==> flow/design.v <==
`timescale 1ns / 1ps
module ControlUnit (
    input  logic        clk,
    input  logic        reset,
    input  logic [31:0] instrCode,
    output logic        regFileWe,
    output logic [ 3:0] aluControl,
    output logic        aluSrcMuxSel,
    output logic        dataWe,
    output logic [ 2:0] RFWDSrcMuxSel,
    output logic        branch,
    output logic        jal,
    output logic        jalr,
    output logic        PCEn,
    output logic        transfer,
    input  logic        ready
);
    wire [6:0] opcode = instrCode[6:0];
    wire [3:0] operators = {
        instrCode[30], instrCode[14:12]
    };   
    logic [10:0] signals;
    assign {PCEn, regFileWe, aluSrcMuxSel, dataWe, RFWDSrcMuxSel, branch, jal, jalr,transfer} = signals;
    typedef enum {
        FETCH,
        DECODE,
        R_EXE,
        I_EXE,
        B_EXE,
        LU_EXE,
        AU_EXE,
        J_EXE,
        JL_EXE,
        S_EXE,
        S_MEM,
        L_EXE,
        L_MEM,
        L_WB
    } state_e;
    state_e state, state_next;
    always_ff @(posedge clk, posedge reset) begin
        if (reset) state <= FETCH;
        else state <= state_next;
    end
    always_comb begin
        state_next = state;
        case (state)
            FETCH:  state_next = DECODE;
            DECODE: begin
                case (opcode)
                    7'b0110011:  state_next = R_EXE;
                    7'b0100011:  state_next = S_EXE;
                    7'b0000011:  state_next = L_EXE;
                    7'b0010011:  state_next = I_EXE;
                    7'b1100011:  state_next = B_EXE;
                    7'b0110111: state_next = LU_EXE;
                    7'b0010111: state_next = AU_EXE;
                    7'b1101111:  state_next = J_EXE;
                    7'b1100111: state_next = JL_EXE;
                endcase
            end
            R_EXE:  state_next = FETCH;
            S_EXE:  state_next = S_MEM;
            S_MEM:  if (ready) state_next = FETCH;
            L_EXE:  state_next = L_MEM;
            L_MEM:  if (ready) state_next = L_WB;
            L_WB:   state_next = FETCH;
            I_EXE:  state_next = FETCH;
            B_EXE:  state_next = FETCH;
            LU_EXE: state_next = FETCH;
            AU_EXE: state_next = FETCH;
            J_EXE:  state_next = FETCH;
            JL_EXE: state_next = FETCH;
        endcase
    end
    always_comb begin
        signals = 11'b0_0_0_0_000_0_0_0_0;
        aluControl = operators;
        case (state)
            FETCH:  signals = 11'b1_0_0_0_000_0_0_0_0;
            DECODE: signals = 11'b0_0_0_0_000_0_0_0_0;
            R_EXE:  signals = 11'b0_1_0_0_000_0_0_0_0;
            S_EXE: begin
                signals    = 11'b0_0_1_0_000_0_0_0_0;
                aluControl = 4'b0000;
            end
            S_MEM:  signals = 11'b0_0_1_1_000_0_0_0_1;
            L_EXE: begin
                signals = 11'b0_0_1_0_001_0_0_0_0;
                aluControl = 4'b0000;
            end
            L_MEM:  signals = 11'b0_0_1_0_001_0_0_0_1;
            L_WB:   signals = 11'b0_1_1_0_001_0_0_0_0;
            I_EXE: begin
                signals = 11'b0_1_1_0_000_0_0_0_0;
                if (operators == 4'b1101)
                    aluControl = operators;   
                else aluControl = {1'b0, operators[2:0]};   
            end
            B_EXE:  signals = 11'b0_0_0_0_000_1_0_0_0;
            LU_EXE: signals = 11'b0_1_0_0_010_0_0_0_0;
            AU_EXE: signals = 11'b0_1_0_0_011_0_0_0_0;
            J_EXE:  signals = 11'b0_1_0_0_100_0_1_0_0;
            JL_EXE: begin
                signals    = 11'b0_1_0_0_100_0_1_1_0;
                aluControl = 4'b0000;
            end
        endcase
    end
endmodule
`timescale 1ns / 1ps
module DataPath (
    input  logic        clk,
    input  logic        reset,
    input  logic        regFileWe,
    input  logic [ 3:0] aluControl,
    input  logic        aluSrcMuxSel,
    input  logic [ 2:0] RFWDSrcMuxSel,
    input  logic        branch,
    input  logic        jal,
    input  logic        jalr,
    input  logic        PCEn,
    output logic [31:0] instrMemAddr,
    input  logic [31:0] instrCode,
    output logic [31:0] dataAddr,
    output logic [31:0] dataWData,
    input  logic [31:0] dataRData
);
    logic [31:0] aluResult, RFData1, RFData2;
    logic [31:0] PCSrcData, PCOutData, PC_Imm_Adder_SrcMuxOut;
    logic [31:0] immExt, aluSrcMuxOut, RFWDSrcMuxOut;
    logic btaken, PCSrcMuxSel;
    logic [31:0] PC_Imm_AdderResult, PC_4_AdderResult, PCSrcMuxOut;
    logic [31:0] DecReg_RFData1, DecReg_RFData2, DecReg_immExt;
    logic [31:0] ExeReg_aluResult, ExeReg_RFData2, ExeReg_PCSrcMuxOut, MemAccReg_dataRData;
    assign instrMemAddr = PCOutData;
    assign dataAddr     = ExeReg_aluResult;
    assign dataWData    = ExeReg_RFData2;
    assign PCSrcMuxSel  = jal | (btaken & branch);
    RegisterFile U_RegFile (
        .clk(clk),
        .we(regFileWe),
        .RAddr1(instrCode[19:15]),
        .RAddr2(instrCode[24:20]),
        .WAddr(instrCode[11:7]),
        .WData(RFWDSrcMuxOut),
        .RData1(RFData1),
        .RData2(RFData2)
    );
    register U_DecReg_RFRD1 (
        .clk  (clk),
        .reset(reset),
        .d    (RFData1),
        .q    (DecReg_RFData1)
    );
    register U_DecReg_RFRD2 (
        .clk  (clk),
        .reset(reset),
        .d    (RFData2),
        .q    (DecReg_RFData2)
    );
    register U_ExeReg_RFRD2 (
        .clk  (clk),
        .reset(reset),
        .d    (DecReg_RFData2),
        .q    (ExeReg_RFData2)
    );
    mux_2x1 U_ALUSrcMux (
        .sel(aluSrcMuxSel),
        .x0 (DecReg_RFData2),
        .x1 (DecReg_immExt),
        .y  (aluSrcMuxOut)
    );
    register U_MemAccReg_dataRData (
        .clk  (clk),
        .reset(reset),
        .d    (dataRData),
        .q    (MemAccReg_dataRData)
    );
    mux_5x1 U_RFWDSrcMux (
        .sel(RFWDSrcMuxSel),
        .x0 (aluResult),
        .x1 (MemAccReg_dataRData),
        .x2 (DecReg_immExt),
        .x3 (PC_Imm_AdderResult),
        .x4 (PC_4_AdderResult),
        .y  (RFWDSrcMuxOut)
    );
    alu U_ALU (
        .aluControl(aluControl),
        .a(DecReg_RFData1),
        .b(aluSrcMuxOut),
        .btaken(btaken),
        .result(aluResult)
    );
    register U_ExeReg_ALU (
        .clk  (clk),
        .reset(reset),
        .d    (aluResult),
        .q    (ExeReg_aluResult)
    );
    extend U_ImmExtend (
        .instrCode(instrCode),
        .immExt(immExt)
    );
    register U_DecReg_ImmExtend (
        .clk  (clk),
        .reset(reset),
        .d    (immExt),
        .q    (DecReg_immExt)
    );
    mux_2x1 U_PC_Imm_Adder_SrcMux (
        .sel(jalr),
        .x0 (PCOutData),
        .x1 (RFData1),
        .y  (PC_Imm_Adder_SrcMuxOut)
    );
    adder U_PC_Imm_Adder (
        .a(DecReg_immExt),
        .b(PC_Imm_Adder_SrcMuxOut),
        .y(PC_Imm_AdderResult)
    );
    adder U_PC_4_Adder (
        .a(32'd4),
        .b(PCOutData),
        .y(PC_4_AdderResult)
    );
    mux_2x1 U_PCSrcMux (
        .sel(PCSrcMuxSel),
        .x0 (PC_4_AdderResult),
        .x1 (PC_Imm_AdderResult),
        .y  (PCSrcMuxOut)
    );
    register U_ExeReg_PCSrcMux (
        .clk  (clk),
        .reset(reset),
        .d    (PCSrcMuxOut),
        .q    (ExeReg_PCSrcMuxOut)
    );
    registerEn U_PC (
        .clk  (clk),
        .reset(reset),
        .en   (PCEn),
        .d    (ExeReg_PCSrcMuxOut),
        .q    (PCOutData)
    );
endmodule
module alu (
    input  logic [ 3:0] aluControl,
    input  logic [31:0] a,
    input  logic [31:0] b,
    output logic        btaken,
    output logic [31:0] result
);
    always_comb begin
        case (aluControl)
            4'b0000:    result = a + b;
            4'b1000:    result = a - b;
            4'b0001:    result = a << b;
            4'b0101:    result = a >> b;
            4'b1101:    result = $signed(a) >>> b[4:0];
            4'b0010:    result = ($signed(a) < $signed(b)) ? 1 : 0;
            4'b0011:   result = (a < b) ? 1 : 0;
            4'b0100:    result = a ^ b;
            4'b0110:     result = a | b;
            4'b0111:    result = a & b;
            default: result = 32'b0;
        endcase
    end
    always_comb begin : branch_processor
        btaken = 1'b0;
        case (aluControl[2:0])
            3'b000:    btaken = (a == b);
            3'b001:    btaken = (a != b);
            3'b100:    btaken = ($signed(a) < $signed(b));
            3'b101:    btaken = ($signed(a) >= $signed(b));
            3'b110:   btaken = (a < b);
            3'b111:   btaken = (a >= b);
            default: btaken = 1'b0;
        endcase
    end
endmodule
module register (
    input  logic        clk,
    input  logic        reset,
    input  logic [31:0] d,
    output logic [31:0] q
);
    always_ff @(posedge clk, posedge reset) begin
        if (reset) q <= 0;
        else q <= d;
    end
endmodule
module registerEn (
    input  logic        clk,
    input  logic        reset,
    input  logic        en,
    input  logic [31:0] d,
    output logic [31:0] q
);
    always_ff @(posedge clk, posedge reset) begin
        if (reset) q <= 0;
        else begin
            if (en) q <= d;
        end
    end
endmodule
module adder (
    input  logic [31:0] a,
    input  logic [31:0] b,
    output logic [31:0] y
);
    assign y = a + b;
endmodule
module RegisterFile (
    input  logic        clk,
    input  logic        we,
    input  logic [ 4:0] RAddr1,
    input  logic [ 4:0] RAddr2,
    input  logic [ 4:0] WAddr,
    input  logic [31:0] WData,
    output logic [31:0] RData1,
    output logic [31:0] RData2
);
    logic [31:0] RegFile[0:2**5-1];
    always_ff @(posedge clk) begin
        if (we) RegFile[WAddr] <= WData;
    end
    assign RData1 = (RAddr1 != 0) ? RegFile[RAddr1] : 32'b0;
    assign RData2 = (RAddr2 != 0) ? RegFile[RAddr2] : 32'b0;
endmodule
module mux_2x1 (
    input  logic        sel,
    input  logic [31:0] x0,
    input  logic [31:0] x1,
    output logic [31:0] y
);
    always_comb begin
        case (sel)
            1'b0:    y = x0;
            1'b1:    y = x1;
            default: y = 32'b0;
        endcase
    end
endmodule
module mux_5x1 (
    input  logic [ 2:0] sel,
    input  logic [31:0] x0,
    input  logic [31:0] x1,
    input  logic [31:0] x2,
    input  logic [31:0] x3,
    input  logic [31:0] x4,
    output logic [31:0] y
);
    always_comb begin
        y = 32'b0;
        case (sel)
            3'd0: y = x0;
            3'd1: y = x1;
            3'd2: y = x2;
            3'd3: y = x3;
            3'd4: y = x4;
        endcase
    end
endmodule
module extend (
    input  logic [31:0] instrCode,
    output logic [31:0] immExt
);
    wire [6:0] opcode = instrCode[6:0];
    wire [2:0] func3 = instrCode[14:12];
    always_comb begin
        immExt = 32'b0;
        case (opcode)
            7'b0110011: immExt = 32'b0;
            7'b0000011: immExt = {{20{instrCode[31]}}, instrCode[31:20]};
            7'b0100011:
            immExt = {{20{instrCode[31]}}, instrCode[31:25], instrCode[11:7]};
            7'b0010011: begin
                case (func3)
                    3'b001:  immExt = {27'b0, instrCode[24:20]};
                    3'b101:  immExt = {27'b0, instrCode[24:20]};
                    3'b011:  immExt = {20'b0, instrCode[31:20]};
                    default: immExt = {{20{instrCode[31]}}, instrCode[31:20]};
                endcase
            end
            7'b1100011:
            immExt = {
                {20{instrCode[31]}},
                instrCode[7],
                instrCode[30:25],
                instrCode[11:8],
                1'b0
            };
            7'b0110111: immExt = {instrCode[31:12], 12'b0};
            7'b0010111: immExt = {instrCode[31:12], 12'b0};
            7'b1101111:
            immExt = {
                {12{instrCode[31]}},
                instrCode[19:12],
                instrCode[20],
                instrCode[30:21],
                1'b0
            };
            7'b1100111: immExt = {{20{instrCode[31]}}, instrCode[31:20]};
            default: immExt = 32'b0;
        endcase
    end
endmodule
`timescale 1ns / 1ps
module RV32I_Core (
    input  logic        clk,
    input  logic        reset,
    input  logic [31:0] instrCode,
    output logic [31:0] instrMemAddr,
    output logic        dataWe,
    output logic [31:0] dataAddr,
    output logic [31:0] dataWData,
    input  logic [31:0] dataRData,
    output logic        transfer,
    input  logic        ready
);
    logic        regFileWe;
    logic [ 3:0] aluControl;
    logic        aluSrcMuxSel;
    logic [ 2:0] RFWDSrcMuxSel;
    logic        branch;
    logic        jal;
    logic        jalr;
    logic        PCEn;
    ControlUnit U_ControlUnit (.*);
    DataPath U_DataPath (.*);
endmodule
Lab notebook: RV32I_Core

Step by step through the tools: RV32I_Core
Each step is given for the RTL above and for the edited RTL.
"before" refers to lines of the RTL above, "after" to lines of the edited file.
"change": "after" minus "before" as printed here. "relative change": 100 x difference / "before".
Not given: --

inputs
  top = RV32I_Core
  clock = clk
  standard-cell library = sky130hd
  library corner = tt_025C_1v80

Edit of the RTL
Unified diff, file above to edited file.
A script made this edit. It changes what the design does and was not meant as an optimisation.

begin of diff
@@ -347,5 +347,5 @@
     input  logic [ 2:0] sel,
     input  logic [31:0] x0,
-    input  logic [31:0] x1,
+    input  logic [15:0] x1,
     input  logic [31:0] x2,
     input  logic [31:0] x3,
end of diff

Word-level counts
Counts by Yosys on the flattened word-level netlist (proc, flatten, opt, wreduce; memories kept). Register bits leave out memories and registers merged into their read ports (data or address). Print and check cells are left out.
Memory sizes are those after Yosys's memory passes, which may raise the word count (mostly to a power of two), join words into wider ones and drop unused or constant bits.

storage and ports
  item           before  after  change  relative change (%)
  register bits  288     272    -16     -5.56
  RAM bits       1,024   1,024  0       0.00
  memories       1       1      0       0.00

cells by class
  item                              before  after  change  relative change (%)
  add/sub/neg operators             4       4      0       0.00
  magnitude comparators             4       4      0       0.00
  eq/ne operators                   49      49     0       0.00
  shift operators                   3       3      0       0.00
  muxes and demuxes                 22      22     0       0.00
  bitwise operators                 8       8      0       0.00
  reductions and logical operators  13      13     0       0.00

memories
  item                                          before                                         after
  shape (words x width / read and write ports)  U_DataPath.U_RegFile.RegFile 32 x 32 bit 2R1W  U_DataPath.U_RegFile.RegFile 32 x 32 bit 2R1W

operator list
  operator                                                         before  after  change  relative change (%)
  3-bit equality test with constant B                              6       6      0       0.00
  32-bit by 4-bit equality test with 1-bit output with constant B  6       6      0       0.00
  32-bit 2-to-1 mux                                                5       5      0       0.00
  32-bit by 3-bit equality test with 1-bit output with constant B  4       4      0       0.00
  4-bit by 3-bit equality test with 1-bit output with constant B   4       4      0       0.00
  32-bit case mux with 2-bit select                                4       4      0       0.00
  3-bit by 1-bit equality test with 1-bit output with constant B   3       3      0       0.00
  3-bit by 2-bit equality test with 1-bit output with constant B   3       3      0       0.00
  4-bit equality test with constant B                              3       3      0       0.00
  7-bit by 6-bit equality test with 1-bit output with constant B   3       3      0       0.00
  7-bit equality test with constant B                              3       3      0       0.00
  1-bit 2-to-1 mux                                                 3       3      0       0.00
  1-bit inverter                                                   3       3      0       0.00
  2-bit OR reduction                                               3       3      0       0.00
  32-bit adder                                                     2       2      0       0.00
  32-bit by 2-bit equality test with 1-bit output with constant B  2       2      0       0.00
  4-bit by 2-bit equality test with 1-bit output with constant B   2       2      0       0.00
  7-bit by 5-bit equality test with 1-bit output with constant B   2       2      0       0.00
  32-bit >= comparator                                             2       2      0       0.00
  3-bit zero test                                                  2       2      0       0.00
  32-bit less-than comparator                                      2       2      0       0.00
  2-bit inequality test with constant B                            2       2      0       0.00
  5-bit nonzero test                                               2       2      0       0.00
  3-bit by 32-bit adder with 32-bit output with constant A         1       1      0       0.00
  1-bit bitwise AND                                                1       1      0       0.00
  32-bit bitwise AND                                               1       1      0       0.00
  32-bit by 1-bit equality test with 1-bit output with constant B  1       1      0       0.00
  32-bit equality test                                             1       1      0       0.00

Not every row of either side is listed.

Logic depth
Yosys ltp: most cells in a row. Word level: on the elaborated netlist, between registers, memories and ports. Mapped: between sequential cells and ports; inverters and the memories' decode and read muxes count.

depth
  item                           before  after  change  relative change (%)
  depth in word-level cells      10      10     0       0.00
  ABC_AREA                       0       0      --      --
  gate-level depth with buffers  24      23     -1      -4.17
  mapped depth without buffers   19      19     0       0.00

Netlist
The flow's flattened synthesis, as Yosys stat reports it; memories are mapped. The netlist is that of the ABC_AREA named above (0 if unset); the other value can give another one.

cell types
  type                       before  after  change  relative change (%)
  sky130_fd_sc_hd__nand2_1   312     266    -46     -14.74
  sky130_fd_sc_hd__nand3_1   59      101    +42     +71.19
  sky130_fd_sc_hd__nor2_1    257     292    +35     +13.62
  sky130_fd_sc_hd__a21oi_1   206     234    +28     +13.59
  sky130_fd_sc_hd__o21ai_1   26      1      -25     -96.15
  sky130_fd_sc_hd__clkbuf_1  220     241    +21     +9.55
  sky130_fd_sc_hd__xnor2_1   51      34     -17     -33.33
  sky130_fd_sc_hd__dfrtp_1   269     253    -16     -5.95
  sky130_fd_sc_hd__a211oi_1  49      63     +14     +28.57
  sky130_fd_sc_hd__o21ai_0   184     196    +12     +6.52
  sky130_fd_sc_hd__nand2b_1  16      28     +12     +75.00
  sky130_fd_sc_hd__o211ai_1  29      40     +11     +37.93
  sky130_fd_sc_hd__a211o_1   10      21     +11     +110.00
  sky130_fd_sc_hd__nand4_1   26      16     -10     -38.46
  sky130_fd_sc_hd__and2_1    24      14     -10     -41.67
  sky130_fd_sc_hd__a221oi_1  23      13     -10     -43.48
  sky130_fd_sc_hd__a22oi_1   40      48     +8      +20.00
  sky130_fd_sc_hd__buf_2     25      17     -8      -32.00

Not every row of either side is listed.

mapped netlist
  item                before    after     change  relative change (%)
  mapped cells        4,581     4,623     +42     +0.92
  mapped area (um^2)  68,216.7  67,946.4  -270.3  -0.40
  flip-flop cells     1,294     1,278     -16     -1.24
  buffers             325       332       +7      +2.15

The figures by module come from a second, unflattened synthesis with its own total; it is not the netlist above.

second synthesis, totals
  item                                     before    after     change  relative change (%)
  cell total of the unflattened synthesis  4,907     4,906     -1      -0.02
  area (unflattened synthesis) (um^2)      70,442.6  70,411.3  -31.3   -0.04

Each row is one instance without its submodules.

modules, before
  module        times used  cells  area (um^2)  seq. area (um^2)
  RegisterFile  1           2,400  46,960.0     30,749.5
  alu           1           1,380  9,280.2      0.0
  register      7           33     804.5        800.8
  adder         2           202    1,498.9      0.0
  mux_2x1       3           36     544.3        0.0
  registerEn    1           69     1,348.8      800.8
  mux_5x1       1           158    1,340.0      0.0
  ControlUnit   1           69     674.4        351.6
  extend        1           85     561.8        0.0
  DataPath      1           3      15.0         0.0
  RV32I_Core    1           0      0.0          0.0

modules, after
  module        times used  cells  area (um^2)  seq. area (um^2)
  RegisterFile  1           2,400  46,960.0     30,749.5
  alu           1           1,380  9,280.2      0.0
  register      7           33     804.5        800.8
  adder         2           202    1,498.9      0.0
  mux_2x1       3           36     544.3        0.0
  registerEn    1           69     1,348.8      800.8
  mux_5x1       1           157    1,308.8      0.0
  ControlUnit   1           69     674.4        351.6
  extend        1           85     561.8        0.0
  DataPath      1           3      15.0         0.0
  RV32I_Core    1           0      0.0          0.0

Timing after synthesis
Path of least setup slack by OpenSTA after synthesis, without wires, with an ideal clock, recovery checks aside; 20% of the period is set as input and as output delay. Where synthesis merged equal registers, the netlist keeps one of their names.

timing path after synthesis
  item                                 before                                      after                                       change  relative change (%)
  kind                                 in2reg                                      in2reg                                      --      --
  start                                input port instrCode[15]                    input port instrCode[15]                    --      --
  end                                  memory U_DataPath.U_RegFile.RegFile[0][30]  memory U_DataPath.U_RegFile.RegFile[0][18]  --      --
  clock period (ps)                    8,000                                       8,000                                       0       0.00
  external input delay (ps)            1,600                                       1,600                                       0       0.00
  arrival (ps)                         8,159                                       7,756                                       -403    -4.94
  setup slack (ps)                     -550                                        -210                                        +340    --
  path delay (ps)                      6,949                                       6,610                                       -339    -4.88
  stages on the path                   21                                          21                                          0       0.00
  buffers on the path                  4                                           4                                           0       0.00
  period reached after synthesis (ps)  8,550                                       8,210                                       -340    -3.98

"path delay" is the arrival time less input delay plus setup time.
"stages on the path": output pins that drive a net of the path, with the launching flip-flop's if there is one; two outputs of one cell count as two.
"period reached after synthesis" = period - worst setup slack (recovery checks aside). The figure is calculated, with input and output delays left at 20% of the set period.
The rows between start and end are the longest chain of elaborated cells between them; the timing report does not say that the signal goes this way. Where chains are equally long, one stands for them.
Each line given opens the expression or statement behind the cell; cells for indexed reads and writes are added by Yosys, which also makes memories of some case tables.
The chain passes a memory read, where the word-level depth is cut; so it can be longer than that depth.

between the ends, after synthesis, before
  cell sequence = sky130_fd_sc_hd__clkbuf_1 sky130_fd_sc_hd__clkbuf_1 sky130_fd_sc_hd__buf_1 sky130_fd_sc_hd__clkbuf_1 sky130_fd_sc_hd__mux4_2 sky130_fd_sc_hd__mux4_2 sky130_fd_sc_hd__mux2i_1 sky130_fd_sc_hd__nor2_1 sky130_fd_sc_hd__mux2_2 sky130_fd_sc_hd__ha_1 sky130_fd_sc_hd__nor2b_1 sky130_fd_sc_hd__o31a_1 sky130_fd_sc_hd__or3_1 sky130_fd_sc_hd__a21oi_1 sky130_fd_sc_hd__o31ai_1 sky130_fd_sc_hd__a21oi_1 sky130_fd_sc_hd__o21ai_1 sky130_fd_sc_hd__a31oi_1 sky130_fd_sc_hd__o211ai_1 sky130_fd_sc_hd__xnor2_1 sky130_fd_sc_hd__o221ai_1
  cells in the longest elaborated chain = 6
  elaborated cells between the ends (all ways) = 7
  classes of those cells = add/sub (1); mux (4); reduce/logical (1); memory (1)

RTL lines, path after synthesis, before
  item                               RTL line  text
  start: declaration                 414       input  logic [31:0] instrCode,
  memory read 32 x 32 bit            325       logic [31:0] RegFile[0:2**5-1];
  32-bit 2-to-1 mux                  329       assign RData1 = (RAddr1 != 0) ? RegFile[RAddr1] : 32'b0;
  32-bit case mux with 2-bit select  339       case (sel)
  32-bit adder                       313       assign y = a + b;
  32-bit case mux with 5-bit select  357       case (sel)
  32-bit 2-to-1 mux                  327       if (we) RegFile[WAddr] <= WData;
  end: declaration                   325

between the ends, after synthesis, after
  cell sequence = sky130_fd_sc_hd__clkbuf_1 sky130_fd_sc_hd__clkbuf_1 sky130_fd_sc_hd__clkbuf_1 sky130_fd_sc_hd__buf_1 sky130_fd_sc_hd__mux4_2 sky130_fd_sc_hd__mux4_2 sky130_fd_sc_hd__mux2i_1 sky130_fd_sc_hd__nor2_1 sky130_fd_sc_hd__mux2_2 sky130_fd_sc_hd__ha_1 sky130_fd_sc_hd__inv_1 sky130_fd_sc_hd__fa_1 sky130_fd_sc_hd__nor2b_1 sky130_fd_sc_hd__o31a_1 sky130_fd_sc_hd__o22ai_1 sky130_fd_sc_hd__o211a_1 sky130_fd_sc_hd__o21ai_0 sky130_fd_sc_hd__a31oi_1 sky130_fd_sc_hd__o21ai_0 sky130_fd_sc_hd__xnor2_1 sky130_fd_sc_hd__o21ai_0
  cells in the longest elaborated chain = 6
  elaborated cells between the ends (all ways) = 7
  classes of those cells = add/sub (1); mux (4); reduce/logical (1); memory (1)

RTL lines, path after synthesis, after
  item                               RTL line  text
  start: declaration                 414       input  logic [31:0] instrCode,
  memory read 32 x 32 bit            325       logic [31:0] RegFile[0:2**5-1];
  32-bit 2-to-1 mux                  329       assign RData1 = (RAddr1 != 0) ? RegFile[RAddr1] : 32'b0;
  32-bit case mux with 2-bit select  339       case (sel)
  32-bit adder                       313       assign y = a + b;
  32-bit case mux with 5-bit select  357       case (sel)
  32-bit 2-to-1 mux                  327       if (we) RegFile[WAddr] <= WData;
  end: declaration                   325

Path in the finished layout
From the final timing report of the runs of pair 1: the path of least setup slack in the routed layout; clock arrival at registers is part of the times.
The report prints the path's times to 10 ps; the period is as set.

timing path post-layout
  item                 before                                       after                                        change  relative change (%)
  kind                 reg2reg                                      reg2reg                                      --      --
  start                register U_ControlUnit.state                 register U_ControlUnit.state                 --      --
  end                  memory U_DataPath.U_RegFile.RegFile[10][26]  memory U_DataPath.U_RegFile.RegFile[15][23]  --      --
  clock period (ps)    7,320                                        7,320                                        0       0.00
  arrival (ps)         7,390                                        7,400                                        +10     +0.14
  setup slack (ps)     470                                          520                                          +50     --
  stages on the path   20                                           19                                           -1      -5.00
  buffers on the path  3                                            2                                            -1      -33.33

An end named without its bit number is one bit of that signal or, where synthesis recoded a state register, one of its new flip-flops.

between the ends, post-layout, before
  cell sequence = sky130_fd_sc_hd__dfrtp_1 sky130_fd_sc_hd__or4_1 sky130_fd_sc_hd__nor2_4 sky130_fd_sc_hd__mux2i_4 sky130_fd_sc_hd__inv_2 sky130_fd_sc_hd__ha_1 sky130_fd_sc_hd__o21ai_0 sky130_fd_sc_hd__o21a_1 sky130_fd_sc_hd__o21ai_1 sky130_fd_sc_hd__a2bb2oi_1 sky130_fd_sc_hd__a21oi_1 sky130_fd_sc_hd__buf_4 sky130_fd_sc_hd__o41ai_1 sky130_fd_sc_hd__buf_4 sky130_fd_sc_hd__nor2_1 sky130_fd_sc_hd__mux2i_1 sky130_fd_sc_hd__o211ai_1 sky130_fd_sc_hd__or3_1 sky130_fd_sc_hd__a21o_1 sky130_fd_sc_hd__buf_12

RTL lines, path post-layout, before
  item                RTL line  text
  start: declaration  40        state_e state, state_next;
  start: assignment   42        if (reset) state <= FETCH;
  start: assignment   43        else state <= state_next;
  end: declaration    325       logic [31:0] RegFile[0:2**5-1];

before: No chain of elaborated cells between the ends is given.

between the ends, post-layout, after
  cell sequence = sky130_fd_sc_hd__dfrtp_1 sky130_fd_sc_hd__or4_1 sky130_fd_sc_hd__nor2_4 sky130_fd_sc_hd__buf_4 sky130_fd_sc_hd__nand2_1 sky130_fd_sc_hd__nand2_1 sky130_fd_sc_hd__inv_1 sky130_fd_sc_hd__ha_1 sky130_fd_sc_hd__nand2_1 sky130_fd_sc_hd__o21ai_0 sky130_fd_sc_hd__a31oi_1 sky130_fd_sc_hd__a211oi_1 sky130_fd_sc_hd__o21ai_0 sky130_fd_sc_hd__o21ai_0 sky130_fd_sc_hd__a221oi_1 sky130_fd_sc_hd__o221ai_1 sky130_fd_sc_hd__nor2_1 sky130_fd_sc_hd__o21ai_2 sky130_fd_sc_hd__buf_12

RTL lines, path post-layout, after
  item                RTL line  text
  start: declaration  40        state_e state, state_next;
  start: assignment   42        if (reset) state <= FETCH;
  start: assignment   43        else state <= state_next;
  end: declaration    325       logic [31:0] RegFile[0:2**5-1];

after: No chain of elaborated cells between the ends is given.

Measured runs
Runs of the flow (Yosys, OpenROAD) on both versions; the two runs of a pair have the same settings. The constraints put input and output delay at 20% of the set period each and load the outputs with 0.01 pF.

flow settings, pair 1
  CORE_UTILIZATION = 40
  period_ns = 7.32
  CAP_MARGIN = 20
  CORE_MARGIN = 2
  SLEW_MARGIN = 20

measured results, pair 1
  item                                     before     after      change     relative change (%)
  synthesis area (um^2)                    68,216.7   67,946.4   -270.3     -0.40
  overall die area (um^2)                  173,860.0  173,181.0  -679.0     -0.39
  standard-cell area after routing (um^2)  78,656.7   79,015.8   +359.1     +0.46
  final design utilization (%)             46.4       46.7       +0.3       --
  setup slack of the worst path (ps)       470        519        +49        --
  total negative setup slack (ps)          0          0          0          --
  post-route worst hold slack (ps)         428        447        +19        --
  total power of the final layout (W)      0.019052   0.01977    +0.000718  +3.77
  achieved period (ps)                     6,850      6,801      -49        -0.72

flow settings, pair 2
  ABC_AREA = 1
  CORE_ASPECT_RATIO = 1.57
  CORE_UTILIZATION = 37
  CTS_CLUSTER_SIZE = 66
  GPL_ROUTABILITY_DRIVEN = 1
  PLACE_DENSITY_LB_ADDON = 0.07
  SETUP_SLACK_MARGIN = 0.6
  SLEW_MARGIN = 20
  TNS_END_PERCENT = 85
  period_ns = 4.32
  CAP_MARGIN = 20
  CORE_MARGIN = 2

measured results, pair 2
  item                                     before     after      change     relative change (%)
  synthesis area (um^2)                    70,516.4   70,168.5   -347.9     -0.49
  overall die area (um^2)                  194,180.0  193,231.0  -949.0     -0.49
  standard-cell area after routing (um^2)  95,390.2   93,767.4   -1,622.8   -1.70
  final design utilization (%)             50.4       49.7       -0.7       --
  setup slack of the worst path (ps)       -246       -260       -14        --
  total negative setup slack (ps)          -83,928    -113,565   -29,637    --
  post-route worst hold slack (ps)         376        388        +12        --
  total power of the final layout (W)      0.038775   0.03854    -0.000235  -0.61
  achieved period (ps)                     4,566      4,580      +14        +0.31

"achieved period" means the clock period less the worst setup slack. The figure is calculated, with input and output delays left at 20% of the set period.
"total power of the final layout" rests on the timing tool's default activity at the inputs, not on a simulated workload.
